==> flow/design.v <==
`timescale 1ns / 1ps
module atomik_delta_acc #(
    parameter DELTA_WIDTH = 64       
)(
    input  wire                     clk,             
    input  wire                     rst_n,           
    input  wire [DELTA_WIDTH-1:0]   delta_in,        
    input  wire                     delta_valid,     
    input  wire [DELTA_WIDTH-1:0]   initial_state_in,    
    input  wire                     load_initial,        
    output wire [DELTA_WIDTH-1:0]   initial_state_out,       
    output wire [DELTA_WIDTH-1:0]   delta_accumulator_out,   
    output wire                     accumulator_zero     
);
    reg [DELTA_WIDTH-1:0] initial_state;
    reg [DELTA_WIDTH-1:0] delta_accumulator;
    always @(posedge clk or negedge rst_n) begin
        if (!rst_n) begin
            initial_state     <= {DELTA_WIDTH{1'b0}};
            delta_accumulator <= {DELTA_WIDTH{1'b0}};
        end
        else begin
            if (load_initial) begin
                initial_state     <= initial_state_in;
                delta_accumulator <= {DELTA_WIDTH{1'b0}};   
            end
            if (delta_valid) begin
                delta_accumulator <= delta_accumulator ^ delta_in;
            end
        end
    end
    assign initial_state_out     = initial_state;
    assign delta_accumulator_out = delta_accumulator;
    assign accumulator_zero = ~(|delta_accumulator);
endmodule
`timescale 1ns / 1ps
module atomik_parallel_acc #(
    parameter DELTA_WIDTH = 64,      
    parameter N_BANKS     = 4,       
    parameter BANK_SEL_W  = (N_BANKS > 1) ? $clog2(N_BANKS) : 1   
)(
    input  wire                              clk,
    input  wire                              rst_n,
    input  wire [DELTA_WIDTH-1:0]            delta_in,
    input  wire                              delta_valid,
    input  wire [N_BANKS*DELTA_WIDTH-1:0]    delta_parallel_in,
    input  wire [N_BANKS-1:0]                delta_parallel_valid,
    input  wire                              parallel_mode,
    input  wire [DELTA_WIDTH-1:0]            initial_state_in,
    input  wire                              load_initial,
    output wire [DELTA_WIDTH-1:0]            current_state,
    output wire [DELTA_WIDTH-1:0]            merged_accumulator,
    output wire                              accumulator_zero,
    output wire [BANK_SEL_W-1:0]             current_bank,
    output wire [N_BANKS-1:0]                bank_active
);
    reg [DELTA_WIDTH-1:0] initial_state  ;
    reg [BANK_SEL_W-1:0] bank_sel;
    always @(posedge clk or negedge rst_n) begin
        if (!rst_n) begin
            initial_state <= {DELTA_WIDTH{1'b0}};
        end
        else if (load_initial) begin
            initial_state <= initial_state_in;
        end
    end
    always @(posedge clk or negedge rst_n) begin
        if (!rst_n) begin
            bank_sel <= {BANK_SEL_W{1'b0}};
        end
        else if (load_initial) begin
            bank_sel <= {BANK_SEL_W{1'b0}};
        end
        else if (!parallel_mode && delta_valid) begin
            if (bank_sel == N_BANKS - 1)
                bank_sel <= {BANK_SEL_W{1'b0}};
            else
                bank_sel <= bank_sel + 1'b1;
        end
    end
    wire [N_BANKS-1:0] bank_delta_valid;
    wire [DELTA_WIDTH-1:0] bank_delta_in [0:N_BANKS-1];
    genvar gi;
    generate
        for (gi = 0; gi < N_BANKS; gi = gi + 1) begin : bank_input_mux
            assign bank_delta_valid[gi] = parallel_mode
                ? delta_parallel_valid[gi]
                : (delta_valid && (bank_sel == gi));
            assign bank_delta_in[gi] = parallel_mode
                ? delta_parallel_in[(gi+1)*DELTA_WIDTH-1 -: DELTA_WIDTH]
                : delta_in;
        end
    endgenerate
    wire [DELTA_WIDTH-1:0] bank_acc [0:N_BANKS-1];
    generate
        for (gi = 0; gi < N_BANKS; gi = gi + 1) begin : banks
            atomik_delta_acc #(
                .DELTA_WIDTH(DELTA_WIDTH)
            ) u_bank (
                .clk                  (clk),
                .rst_n                (rst_n),
                .delta_in             (bank_delta_in[gi]),
                .delta_valid          (bank_delta_valid[gi]),
                .initial_state_in     ({DELTA_WIDTH{1'b0}}),
                .load_initial         (load_initial),
                .initial_state_out    (),   
                .delta_accumulator_out(bank_acc[gi]),
                .accumulator_zero     ()    
            );
        end
    endgenerate
    wire [DELTA_WIDTH-1:0] merge_node [0:2*N_BANKS-2];
    generate
        for (gi = 0; gi < N_BANKS; gi = gi + 1) begin : merge_leaf
            assign merge_node[gi] = bank_acc[gi];
        end
        for (gi = 0; gi < N_BANKS - 1; gi = gi + 1) begin : merge_inner
            assign merge_node[N_BANKS + gi] = merge_node[2*gi] ^ merge_node[2*gi + 1];
        end
    endgenerate
    wire [DELTA_WIDTH-1:0] merged_acc_comb  ;
    assign merged_acc_comb = merge_node[2*N_BANKS - 2];
    wire [DELTA_WIDTH-1:0] state_recon  ;
    assign state_recon        = initial_state ^ merged_acc_comb;
    assign current_state      = state_recon;
    assign merged_accumulator = merged_acc_comb;
    assign accumulator_zero   = ~(|merged_acc_comb);
    assign current_bank = bank_sel;
    assign bank_active  = bank_delta_valid;
endmodule
module atomik_top_parallel #(
    parameter integer SYS_CLK_HZ = 94_500_000,
    parameter integer BAUD_RATE  = 115200,
    parameter integer N_BANKS    = 4
)(
    input  wire       sys_clk,
    input  wire       sys_rst_n,
    input  wire       uart_rx,
    output wire       uart_tx,
    output wire [5:0] led
);
    wire clk_int;
    wire pll_lock;
    assign clk_int  = sys_clk;
    assign pll_lock = 1'b1;
    reg [15:0] por_cnt;
    always @(posedge sys_clk or negedge sys_rst_n) begin
        if (!sys_rst_n)
            por_cnt <= 16'd0;
        else if (por_cnt != 16'hFFFF)
            por_cnt <= por_cnt + 16'd1;
    end
    wire por_done = (por_cnt == 16'hFFFF);
    reg [2:0] rst_sync;
    always @(posedge clk_int or negedge sys_rst_n) begin
        if (!sys_rst_n)
            rst_sync <= 3'b000;
        else
            rst_sync <= {rst_sync[1:0], (por_done & pll_lock)};
    end
    wire internal_rst_n = rst_sync[2];
    reg [23:0] heartbeat_cnt;
    always @(posedge clk_int or negedge internal_rst_n) begin
        if (!internal_rst_n)
            heartbeat_cnt <= 24'd0;
        else
            heartbeat_cnt <= heartbeat_cnt + 24'd1;
    end
    localparam integer BAUD_DIV = SYS_CLK_HZ / BAUD_RATE;
    localparam integer HALF_BIT = BAUD_DIV / 2;
    reg [15:0] rx_baud_cnt;
    reg [3:0]  rx_bit_cnt;
    reg [7:0]  rx_shift;
    reg [7:0]  rx_data;
    reg        rx_valid;
    reg [1:0]  rx_state;
    reg [2:0]  rx_sync;
    wire rx_pin = rx_sync[2];
    always @(posedge clk_int or negedge internal_rst_n) begin
        if (!internal_rst_n)
            rx_sync <= 3'b111;
        else
            rx_sync <= {rx_sync[1:0], uart_rx};
    end
    localparam RX_IDLE  = 2'd0;
    localparam RX_START = 2'd1;
    localparam RX_DATA  = 2'd2;
    localparam RX_STOP  = 2'd3;
    always @(posedge clk_int or negedge internal_rst_n) begin
        if (!internal_rst_n) begin
            rx_state    <= RX_IDLE;
            rx_baud_cnt <= 16'd0;
            rx_bit_cnt  <= 4'd0;
            rx_shift    <= 8'd0;
            rx_data     <= 8'd0;
            rx_valid    <= 1'b0;
        end else begin
            rx_valid <= 1'b0;
            case (rx_state)
                RX_IDLE: begin
                    if (!rx_pin) begin
                        rx_state    <= RX_START;
                        rx_baud_cnt <= 16'd0;
                    end
                end
                RX_START: begin
                    if (rx_baud_cnt == HALF_BIT[15:0]) begin
                        if (!rx_pin) begin
                            rx_state    <= RX_DATA;
                            rx_baud_cnt <= 16'd0;
                            rx_bit_cnt  <= 4'd0;
                        end else begin
                            rx_state <= RX_IDLE;
                        end
                    end else begin
                        rx_baud_cnt <= rx_baud_cnt + 16'd1;
                    end
                end
                RX_DATA: begin
                    if (rx_baud_cnt == BAUD_DIV[15:0] - 1) begin
                        rx_baud_cnt <= 16'd0;
                        rx_shift    <= {rx_pin, rx_shift[7:1]};
                        if (rx_bit_cnt == 4'd7)
                            rx_state <= RX_STOP;
                        else
                            rx_bit_cnt <= rx_bit_cnt + 4'd1;
                    end else begin
                        rx_baud_cnt <= rx_baud_cnt + 16'd1;
                    end
                end
                RX_STOP: begin
                    if (rx_baud_cnt == BAUD_DIV[15:0] - 1) begin
                        rx_data  <= rx_shift;
                        rx_valid <= 1'b1;
                        rx_state <= RX_IDLE;
                    end else begin
                        rx_baud_cnt <= rx_baud_cnt + 16'd1;
                    end
                end
            endcase
        end
    end
    reg [15:0] tx_baud_cnt;
    reg [3:0]  tx_bit_cnt;
    reg [7:0]  tx_shift;
    reg        tx_busy;
    reg        tx_out;
    reg        tx_start;
    reg [7:0]  tx_data;
    assign uart_tx = tx_out;
    always @(posedge clk_int or negedge internal_rst_n) begin
        if (!internal_rst_n) begin
            tx_baud_cnt <= 16'd0;
            tx_bit_cnt  <= 4'd0;
            tx_shift    <= 8'hFF;
            tx_busy     <= 1'b0;
            tx_out      <= 1'b1;
        end else begin
            if (!tx_busy && tx_start) begin
                tx_shift    <= tx_data;
                tx_busy     <= 1'b1;
                tx_bit_cnt  <= 4'd0;
                tx_baud_cnt <= 16'd0;
                tx_out      <= 1'b0;
            end else if (tx_busy) begin
                if (tx_baud_cnt == BAUD_DIV[15:0] - 1) begin
                    tx_baud_cnt <= 16'd0;
                    tx_bit_cnt  <= tx_bit_cnt + 4'd1;
                    case (tx_bit_cnt)
                        4'd0, 4'd1, 4'd2, 4'd3, 4'd4, 4'd5, 4'd6, 4'd7: begin
                            tx_out   <= tx_shift[0];
                            tx_shift <= {1'b1, tx_shift[7:1]};
                        end
                        4'd8: tx_out <= 1'b1;
                        4'd9: begin
                            tx_busy <= 1'b0;
                            tx_out  <= 1'b1;
                        end
                        default: begin
                            tx_busy <= 1'b0;
                            tx_out  <= 1'b1;
                        end
                    endcase
                end else begin
                    tx_baud_cnt <= tx_baud_cnt + 16'd1;
                end
            end
        end
    end
    reg         par_delta_valid;
    reg  [63:0] par_delta_in;
    reg         par_load_initial;
    reg  [63:0] par_initial_state_in;
    wire [63:0] par_current_state;
    wire [63:0] par_merged_acc;
    wire        par_acc_zero;
    atomik_parallel_acc #(
        .DELTA_WIDTH (64),
        .N_BANKS     (N_BANKS)
    ) u_parallel_acc (
        .clk                  (clk_int),
        .rst_n                (internal_rst_n),
        .delta_in             (par_delta_in),
        .delta_valid          (par_delta_valid),
        .delta_parallel_in    ({N_BANKS*64{1'b0}}),
        .delta_parallel_valid ({N_BANKS{1'b0}}),
        .parallel_mode        (1'b0),    
        .initial_state_in     (par_initial_state_in),
        .load_initial         (par_load_initial),
        .current_state        (par_current_state),
        .merged_accumulator   (par_merged_acc),
        .accumulator_zero     (par_acc_zero),
        .current_bank         (),
        .bank_active          ()
    );
    localparam CMD_IDLE      = 4'd0;
    localparam CMD_LOAD      = 4'd1;
    localparam CMD_ACCUM     = 4'd2;
    localparam CMD_READ      = 4'd3;
    localparam CMD_READ_WAIT = 4'd4;
    localparam CMD_STATUS    = 4'd5;
    localparam CMD_TX_START  = 4'd7;
    localparam CMD_TX_WAIT   = 4'd8;
    localparam CMD_TX_DONE   = 4'd9;
    reg [3:0]  cmd_state;
    reg [3:0]  byte_cnt;
    reg [63:0] cmd_buffer;
    reg [63:0] tx_buffer;
    reg [3:0]  tx_byte_cnt;
    reg [3:0]  tx_bytes_total;
    reg        cmd_active;
    always @(posedge clk_int or negedge internal_rst_n) begin
        if (!internal_rst_n) begin
            cmd_state            <= CMD_IDLE;
            byte_cnt             <= 4'd0;
            cmd_buffer           <= 64'd0;
            tx_buffer            <= 64'd0;
            tx_byte_cnt          <= 4'd0;
            tx_bytes_total       <= 4'd0;
            tx_start             <= 1'b0;
            tx_data              <= 8'd0;
            cmd_active           <= 1'b0;
            par_delta_valid      <= 1'b0;
            par_delta_in         <= 64'd0;
            par_load_initial     <= 1'b0;
            par_initial_state_in <= 64'd0;
        end else begin
            tx_start         <= 1'b0;
            par_delta_valid  <= 1'b0;
            par_load_initial <= 1'b0;
            case (cmd_state)
                CMD_IDLE: begin
                    cmd_active <= 1'b0;
                    if (rx_valid) begin
                        case (rx_data)
                            8'h4C: begin   
                                cmd_state  <= CMD_LOAD;
                                byte_cnt   <= 4'd0;
                                cmd_buffer <= 64'd0;
                                cmd_active <= 1'b1;
                            end
                            8'h41: begin   
                                cmd_state  <= CMD_ACCUM;
                                byte_cnt   <= 4'd0;
                                cmd_buffer <= 64'd0;
                                cmd_active <= 1'b1;
                            end
                            8'h52: begin   
                                cmd_state  <= CMD_READ;
                                cmd_active <= 1'b1;
                            end
                            8'h53: begin   
                                cmd_state  <= CMD_STATUS;
                                cmd_active <= 1'b1;
                            end
                            default: ;
                        endcase
                    end
                end
                CMD_LOAD: begin
                    if (rx_valid) begin
                        cmd_buffer <= {cmd_buffer[55:0], rx_data};
                        if (byte_cnt == 4'd7) begin
                            par_initial_state_in <= {cmd_buffer[55:0], rx_data};
                            par_load_initial     <= 1'b1;
                            cmd_state            <= CMD_IDLE;
                            cmd_active           <= 1'b0;
                        end else begin
                            byte_cnt <= byte_cnt + 4'd1;
                        end
                    end
                end
                CMD_ACCUM: begin
                    if (rx_valid) begin
                        cmd_buffer <= {cmd_buffer[55:0], rx_data};
                        if (byte_cnt == 4'd7) begin
                            par_delta_in    <= {cmd_buffer[55:0], rx_data};
                            par_delta_valid <= 1'b1;
                            cmd_state       <= CMD_IDLE;
                            cmd_active      <= 1'b0;
                        end else begin
                            byte_cnt <= byte_cnt + 4'd1;
                        end
                    end
                end
                CMD_READ: begin
                    cmd_state <= CMD_READ_WAIT;
                end
                CMD_READ_WAIT: begin
                    tx_buffer      <= par_current_state;
                    tx_byte_cnt    <= 4'd0;
                    tx_bytes_total <= 4'd8;
                    cmd_state      <= CMD_TX_START;
                end
                CMD_STATUS: begin
                    tx_buffer      <= {par_acc_zero, 63'd0};
                    tx_byte_cnt    <= 4'd0;
                    tx_bytes_total <= 4'd1;
                    cmd_state      <= CMD_TX_START;
                end
                CMD_TX_START: begin
                    if (tx_byte_cnt < tx_bytes_total) begin
                        tx_data     <= tx_buffer[63:56];
                        tx_buffer   <= {tx_buffer[55:0], 8'd0};
                        tx_start    <= 1'b1;
                        tx_byte_cnt <= tx_byte_cnt + 4'd1;
                        cmd_state   <= CMD_TX_WAIT;
                    end else begin
                        cmd_state <= CMD_IDLE;
                    end
                end
                CMD_TX_WAIT: begin
                    if (tx_busy)
                        cmd_state <= CMD_TX_DONE;
                end
                CMD_TX_DONE: begin
                    if (!tx_busy) begin
                        if (tx_byte_cnt < tx_bytes_total)
                            cmd_state <= CMD_TX_START;
                        else
                            cmd_state <= CMD_IDLE;
                    end
                end
                default: cmd_state <= CMD_IDLE;
            endcase
        end
    end
    reg [19:0] rx_activity;
    always @(posedge clk_int or negedge internal_rst_n) begin
        if (!internal_rst_n)
            rx_activity <= 20'd0;
        else if (rx_valid)
            rx_activity <= 20'hFFFFF;
        else if (rx_activity != 20'd0)
            rx_activity <= rx_activity - 20'd1;
    end
    assign led[5] = ~pll_lock;
    assign led[4] = ~heartbeat_cnt[23];
    assign led[3] = ~cmd_active;
    assign led[2] = ~par_acc_zero;
    assign led[1] = ~tx_busy;
    assign led[0] = ~(rx_activity != 20'd0);
endmodule
Appendix: tool output

Reports on atomik_top_parallel
Module atomik_top_parallel before and after one edit of its RTL, step after step.
"before" refers to lines of the RTL above, "after" to lines of the edited file.
"diff" is "after" less "before", of the values as shown; "change_rel_pct" is that difference over "before", in percent.
Cell names lack the library's common part.
{ "design": {"top_module": "atomik_top_parallel", "clock_port": "sys_clk", "cell_library": "sky130hd", "lib_corner": "tt_025C_1v80"} }

Edit of the RTL
Unified diff, file above to edited file.
This change comes from a script, not from a designer. The edited design behaves differently; no optimisation was intended.
begin of diff
@@ -459,5 +459,7 @@
     assign led[3] = ~cmd_active;
     assign led[2] = ~par_acc_zero;
-    assign led[1] = ~tx_busy;
+    reg led_reg;
+    always @(posedge sys_clk) led_reg <= ~tx_busy;
+    assign led[1] = led_reg;
     assign led[0] = ~(rx_activity != 20'd0);
 endmodule
end of diff

After elaboration
Counts by Yosys on the flattened word-level netlist (proc, flatten, opt, wreduce). Print and check cells are left out.
{ "classes": {"columns": ["item", "before", "after", "diff", "change_rel_pct"], "rows": [
  ["n_addsub", 10, 10, 0, 0.00],
  ["compare", 1, 1, 0, 0.00],
  ["eq_ne", 50, 50, 0, 0.00],
  ["n_mux", 81, 81, 0, 0.00],
  ["n_logic", 13, 13, 0, 0.00],
  ["n_reduce_logical", 49, 49, 0, 0.00]
]} }
Operator kinds equal on both sides are left out: 57.
{ "word_totals": {"columns": ["item", "before", "after", "diff", "change_rel_pct"], "rows": [
  ["register_bits", 733, 734, 1, 0.14],
  ["inputBits", 3, 3, 0, 0.00],
  ["output_inout_bits", 7, 7, 0, 0.00]
]} }

Depth
Depth = most cells in a row (Yosys ltp): at word level without a register or memory, in the mapped netlist without a sequential cell, where the memories' decode and read muxes count.
{ "logic_depth": {"columns": ["item", "before", "after", "diff", "change_rel_pct"], "rows": [
  ["word_depth", 6, 6, 0, 0.00],
  ["abc_area", "0", "0", null, null],
  ["ltp_mapped", 10, 9, -1, -10.00],
  ["ltp_nobuf", 8, 8, 0, 0.00]
]} }

Synthesis result
Yosys stat after the flow's synthesis: flattened, memories mapped to cells. It holds for the ABC_AREA given above (unset counts as 0); a run with the other value may have another netlist.
{ "by_type": {"columns": ["cell", "before", "after", "diff", "change_rel_pct"], "rows": [
  ["xor2_1", 33, 47, 14, 42.42],
  ["xnor2_1", 276, 264, -12, -4.35],
  ["o21ai_0", 648, 659, 11, 1.70],
  ["o21a_1", 2, 13, 11, 550.00],
  ["nand3_1", 30, 38, 8, 26.67],
  ["nor3_1", 11, 18, 7, 63.64],
  ["mux2_2", 202, 196, -6, -2.97],
  ["inv_1", 36, 30, -6, -16.67],
  ["buf_2", 7, 1, -6, -85.71],
  ["clkbuf_1", 164, 169, 5, 3.05],
  ["and2_1", 12, 7, -5, -41.67],
  ["nand2_1", 776, 772, -4, -0.52],
  ["nor2_1", 152, 148, -4, -2.63],
  ["nor4_1", 9, 13, 4, 44.44],
  ["nor2b_1", 5, 9, 4, 80.00],
  ["a21oi_2", 4, 0, -4, -100.00],
  ["a221oi_1", 39, 36, -3, -7.69],
  ["a21oi_1", 37, 34, -3, -8.11]
]} }
Cell types equal on both sides are left out: 19.
The list need not be complete.
{ "mapped": {"columns": ["item", "before", "after", "diff", "change_rel_pct"], "rows": [
  ["mapped_cells", 3468, 3470, 2, 0.06],
  ["mapped_area_um2", 33967.6, 33937.5, -30.1, -0.09],
  ["seqArea_um2", 18485.2, 18505.2, 20.0, 0.11],
  ["ffs", 738, 739, 1, 0.14],
  ["buffers", 240, 237, -3, -1.25]
]} }
By module: a second synthesis without flattening, with its own total; a netlist apart from the flattened one above.
{ "unflattened": {"columns": ["item", "before", "after", "diff", "change_rel_pct"], "rows": [
  ["cells_unflattened", 4664, 4666, 2, 0.04],
  ["area_unflattened_um2", 48048.6, 48076.1, 27.5, 0.06]
]} }
Each row is one instance without its submodules.
{ "modules_before": {"columns": ["module", "n_inst", "cells", "area_um2", "mod_seq_area_um2"], "rows": [
  ["atomik_delta_acc #(DELTA_WIDTH=64)", 4, 496, 5718.0, 3203.1],
  ["atomik_top_parallel", 1, 1582, 17585.6, 10427.5],
  ["atomik_parallel_acc", 1, 1098, 7591.0, 1651.6]
]} }
{ "modules_after": {"columns": ["module", "n_inst", "cells", "area_um2", "mod_seq_area_um2"], "rows": [
  ["atomik_delta_acc #(DELTA_WIDTH=64)", 4, 496, 5718.0, 3203.1],
  ["atomik_top_parallel", 1, 1584, 17613.1, 10447.5],
  ["atomik_parallel_acc", 1, 1098, 7591.0, 1651.6]
]} }

Timing after synthesis
OpenSTA on the mapped netlist: ideal clock, no wires. The path of least setup slack (recovery checks aside). Input and output delay are each 20% of the period. Register names are those of the netlist, which keeps one name where synthesis merged equal registers.
{ "synth_path": {"columns": ["item", "before", "after", "diff", "change_rel_pct"], "rows": [
  ["path_type", "register -> output", "register -> output", null, null],
  ["from", "register rx_activity[10]", "register rx_activity[0]", null, null],
  ["to", "output port led[0]", "output port led[0]", null, null],
  ["period_ps", 10000, 10000, 0, 0.00],
  ["out_delay_ps", 2000, 2000, 0, 0.00],
  ["arrival_ps", 1723, 2272, 549, 31.86],
  ["slack_ps", 6277, 5728, -549, null],
  ["delay_ps", 1723, 2272, 549, 31.86],
  ["stages", 5, 7, 2, 40.00],
  ["n_path_buf", 1, 0, -1, -100.00],
  ["synth_period_reached_ps", 3723, 4272, 549, 14.75]
]} }
"delay_ps" is the arrival time less input delay plus setup time.
A path that ends at an output port has no setup time.
"stages" counts driving pins, that of a launching flip-flop among them; a cell with two outputs on the path counts twice.
"synth_period_reached_ps" = period - worst setup slack (recovery checks aside). The figure is calculated, with input and output delays left at 20% of the set period.
The rows between start and end are the longest chain of elaborated cells between them; the timing report does not say that the signal goes this way. Where chains are equally long, one stands for them.
A line is the first line of the expression or statement that the cell stems from. Yosys adds cells for indexed reads and writes and turns some case tables into memories.
At most two assigning lines are given for a register; there are more.
{ "synth_via_before": {"path_cell_list": "dfrtp_1 -> or4_1 -> nor4_4 -> and2_1 -> clkbuf_1", "elab_chain_len": 2, "cone_cells": 2, "classes_between": "1 x logic; 1 x reduce/logical"} }
{ "synth_lines_before": {"columns": ["item", "line", "text"], "rows": [
  ["start, declared", 448, "reg [19:0] rx_activity;"],
  ["start, assigned", 451, "rx_activity <= 20'd0;"],
  ["start, assigned", 455, "rx_activity <= rx_activity - 20'd1;"],
  ["nonzero test 20 bit", 462, "assign led[0] = ~(rx_activity != 20'd0);"],
  ["inverter 1 bit", 462, null],
  ["end, declared", 140, "output wire [5:0] led"]
]} }
{ "synth_via_after": {"path_cell_list": "dfrtp_1 -> inv_1 -> ha_1 -> or4b_2 -> or2_2 -> or3_2 -> nor3_1", "elab_chain_len": 2, "cone_cells": 2, "classes_between": "1 x logic; 1 x reduce/logical"} }
{ "synth_lines_after": {"columns": ["item", "line", "text"], "rows": [
  ["start, declared", 448, "reg [19:0] rx_activity;"],
  ["start, assigned", 451, "rx_activity <= 20'd0;"],
  ["start, assigned", 455, "rx_activity <= rx_activity - 20'd1;"],
  ["nonzero test 20 bit", 464, "assign led[0] = ~(rx_activity != 20'd0);"],
  ["inverter 1 bit", 464, null],
  ["end, declared", 140, "output wire [5:0] led"]
]} }

Path in the finished layout
From the final timing report of each run of pair A: the path of least setup slack in the routed layout; clock arrival at registers is part of the times.
The report prints the path's times to 10 ps; the period is as set.
{ "layout_path": {"columns": ["item", "before", "after", "diff", "change_rel_pct"], "rows": [
  ["path_type", "register -> output", "register -> output", null, null],
  ["from", "register u_parallel_acc.banks[2].u_bank.delta_accumulator[33]", "register u_parallel_acc.banks[3].u_bank.delta_accumulator[21]", null, null],
  ["to", "output port led[2]", "output port led[2]", null, null],
  ["period_ps", 10000, 10000, 0, 0.00],
  ["out_delay_ps", 2000, 2000, 0, 0.00],
  ["arrival_ps", 3640, 3500, -140, -3.85],
  ["slack_ps", 4360, 4500, 140, null],
  ["stages", 7, 7, 0, 0.00],
  ["n_path_buf", 1, 1, 0, 0.00]
]} }
The rows between start and end are the longest chain of elaborated cells between them; the timing report does not say that the signal goes this way. Where chains are equally long, one stands for them.
At most two assigning lines are given for a register; there are more.
{ "layout_via_before": {"path_cell_list": "dfrtp_1 -> xnor2_1 -> xnor2_1 -> nand4_1 -> nor4_1 -> nand4_1 -> clkdlybuf4s50_1", "elab_chain_len": 3, "cone_cells": 3, "classes_between": "2 x logic; 1 x reduce/logical"} }
{ "layout_lines_before": {"columns": ["item", "line", "text"], "rows": [
  ["start, declared", 16, "reg [DELTA_WIDTH-1:0] delta_accumulator;"],
  ["start, assigned", 20, "delta_accumulator <= {DELTA_WIDTH{1'b0}};"],
  ["start, assigned", 28, "delta_accumulator <= delta_accumulator ^ delta_in;"],
  ["XOR 64 bit (2 in a row)", 118, "assign merge_node[N_BANKS + gi] = merge_node[2*gi] ^ merge_node[2*gi + 1];"],
  ["OR reduction 64 bit", 127, "assign accumulator_zero   = ~(|merged_acc_comb);"],
  ["end, declared", 140, "output wire [5:0] led"]
]} }
{ "layout_via_after": {"path_cell_list": "dfrtp_1 -> xor2_1 -> xnor2_1 -> or4_1 -> nor4_1 -> nand4_1 -> clkdlybuf4s50_1", "elab_chain_len": 3, "cone_cells": 3, "classes_between": "2 x logic; 1 x reduce/logical"} }
{ "layout_lines_after": {"columns": ["item", "line", "text"], "rows": [
  ["start, declared", 16, "reg [DELTA_WIDTH-1:0] delta_accumulator;"],
  ["start, assigned", 20, "delta_accumulator <= {DELTA_WIDTH{1'b0}};"],
  ["start, assigned", 28, "delta_accumulator <= delta_accumulator ^ delta_in;"],
  ["XOR 64 bit (2 in a row)", 118, "assign merge_node[N_BANKS + gi] = merge_node[2*gi] ^ merge_node[2*gi + 1];"],
  ["OR reduction 64 bit", 127, "assign accumulator_zero   = ~(|merged_acc_comb);"],
  ["end, declared", 140, "output wire [5:0] led"]
]} }

Layout results
Both versions went through the flow (Yosys, OpenROAD) with the same settings in each pair. Constraints: input delay and output delay 20% of the set period each, output load 0.01 pF.
{ "flow_settings_pair_A": {"CORE_UTILIZATION": 40, "PLACE_DENSITY": 0.6, "period_ns": 10.0, "CAP_MARGIN": 20, "CORE_MARGIN": 2, "SLEW_MARGIN": 20} }
{ "measured_pair_A": {"columns": ["item", "before", "after", "diff", "change_rel_pct"], "rows": [
  ["synthesis_area_um2", 33967.6, 33937.5, -30.1, -0.09],
  ["die_um2", 87267.1, 87190.3, -76.8, -0.09],
  ["fin_util_pct", 44.9, 44.8, -0.1, null],
  ["ws_setup_ps", 4365, 4496, 131, null],
  ["timing.setup.tns_ps", 0, 0, 0, null],
  ["worst_hold_slack_ps", 348, 346, -2, null],
  ["power.total_mw", 6.096, 5.975, -0.121, -1.98]
]} }
{ "flow_settings_pair_B": {"ABC_AREA": 0, "CAP_MARGIN": 20, "CELL_PAD_IN_SITES_GLOBAL_PLACEMENT": 0, "CORE_UTILIZATION": 36, "CTS_CLUSTER_DIAMETER": 149, "GPL_TIMING_DRIVEN": 1, "MIN_ROUTING_LAYER": "met1", "PLACE_DENSITY_LB_ADDON": 0.23, "SLEW_MARGIN": 25, "period_ns": 7.12, "CORE_MARGIN": 2} }
{ "measured_pair_B": {"columns": ["item", "before", "after", "diff", "change_rel_pct"], "rows": [
  ["synthesis_area_um2", 33967.6, 33937.5, -30.1, -0.09],
  ["die_um2", 96826.8, 96742.8, -84.0, -0.09],
  ["fin_util_pct", 40.8, 40.5, -0.3, null],
  ["ws_setup_ps", 1972, 2049, 77, null],
  ["timing.setup.tns_ps", 0, 0, 0, null],
  ["power.total_mw", 8.911, 8.437, -0.474, -5.32]
]} }
"power.total_mw": no workload was simulated; the value follows from the tool's default switching activity.
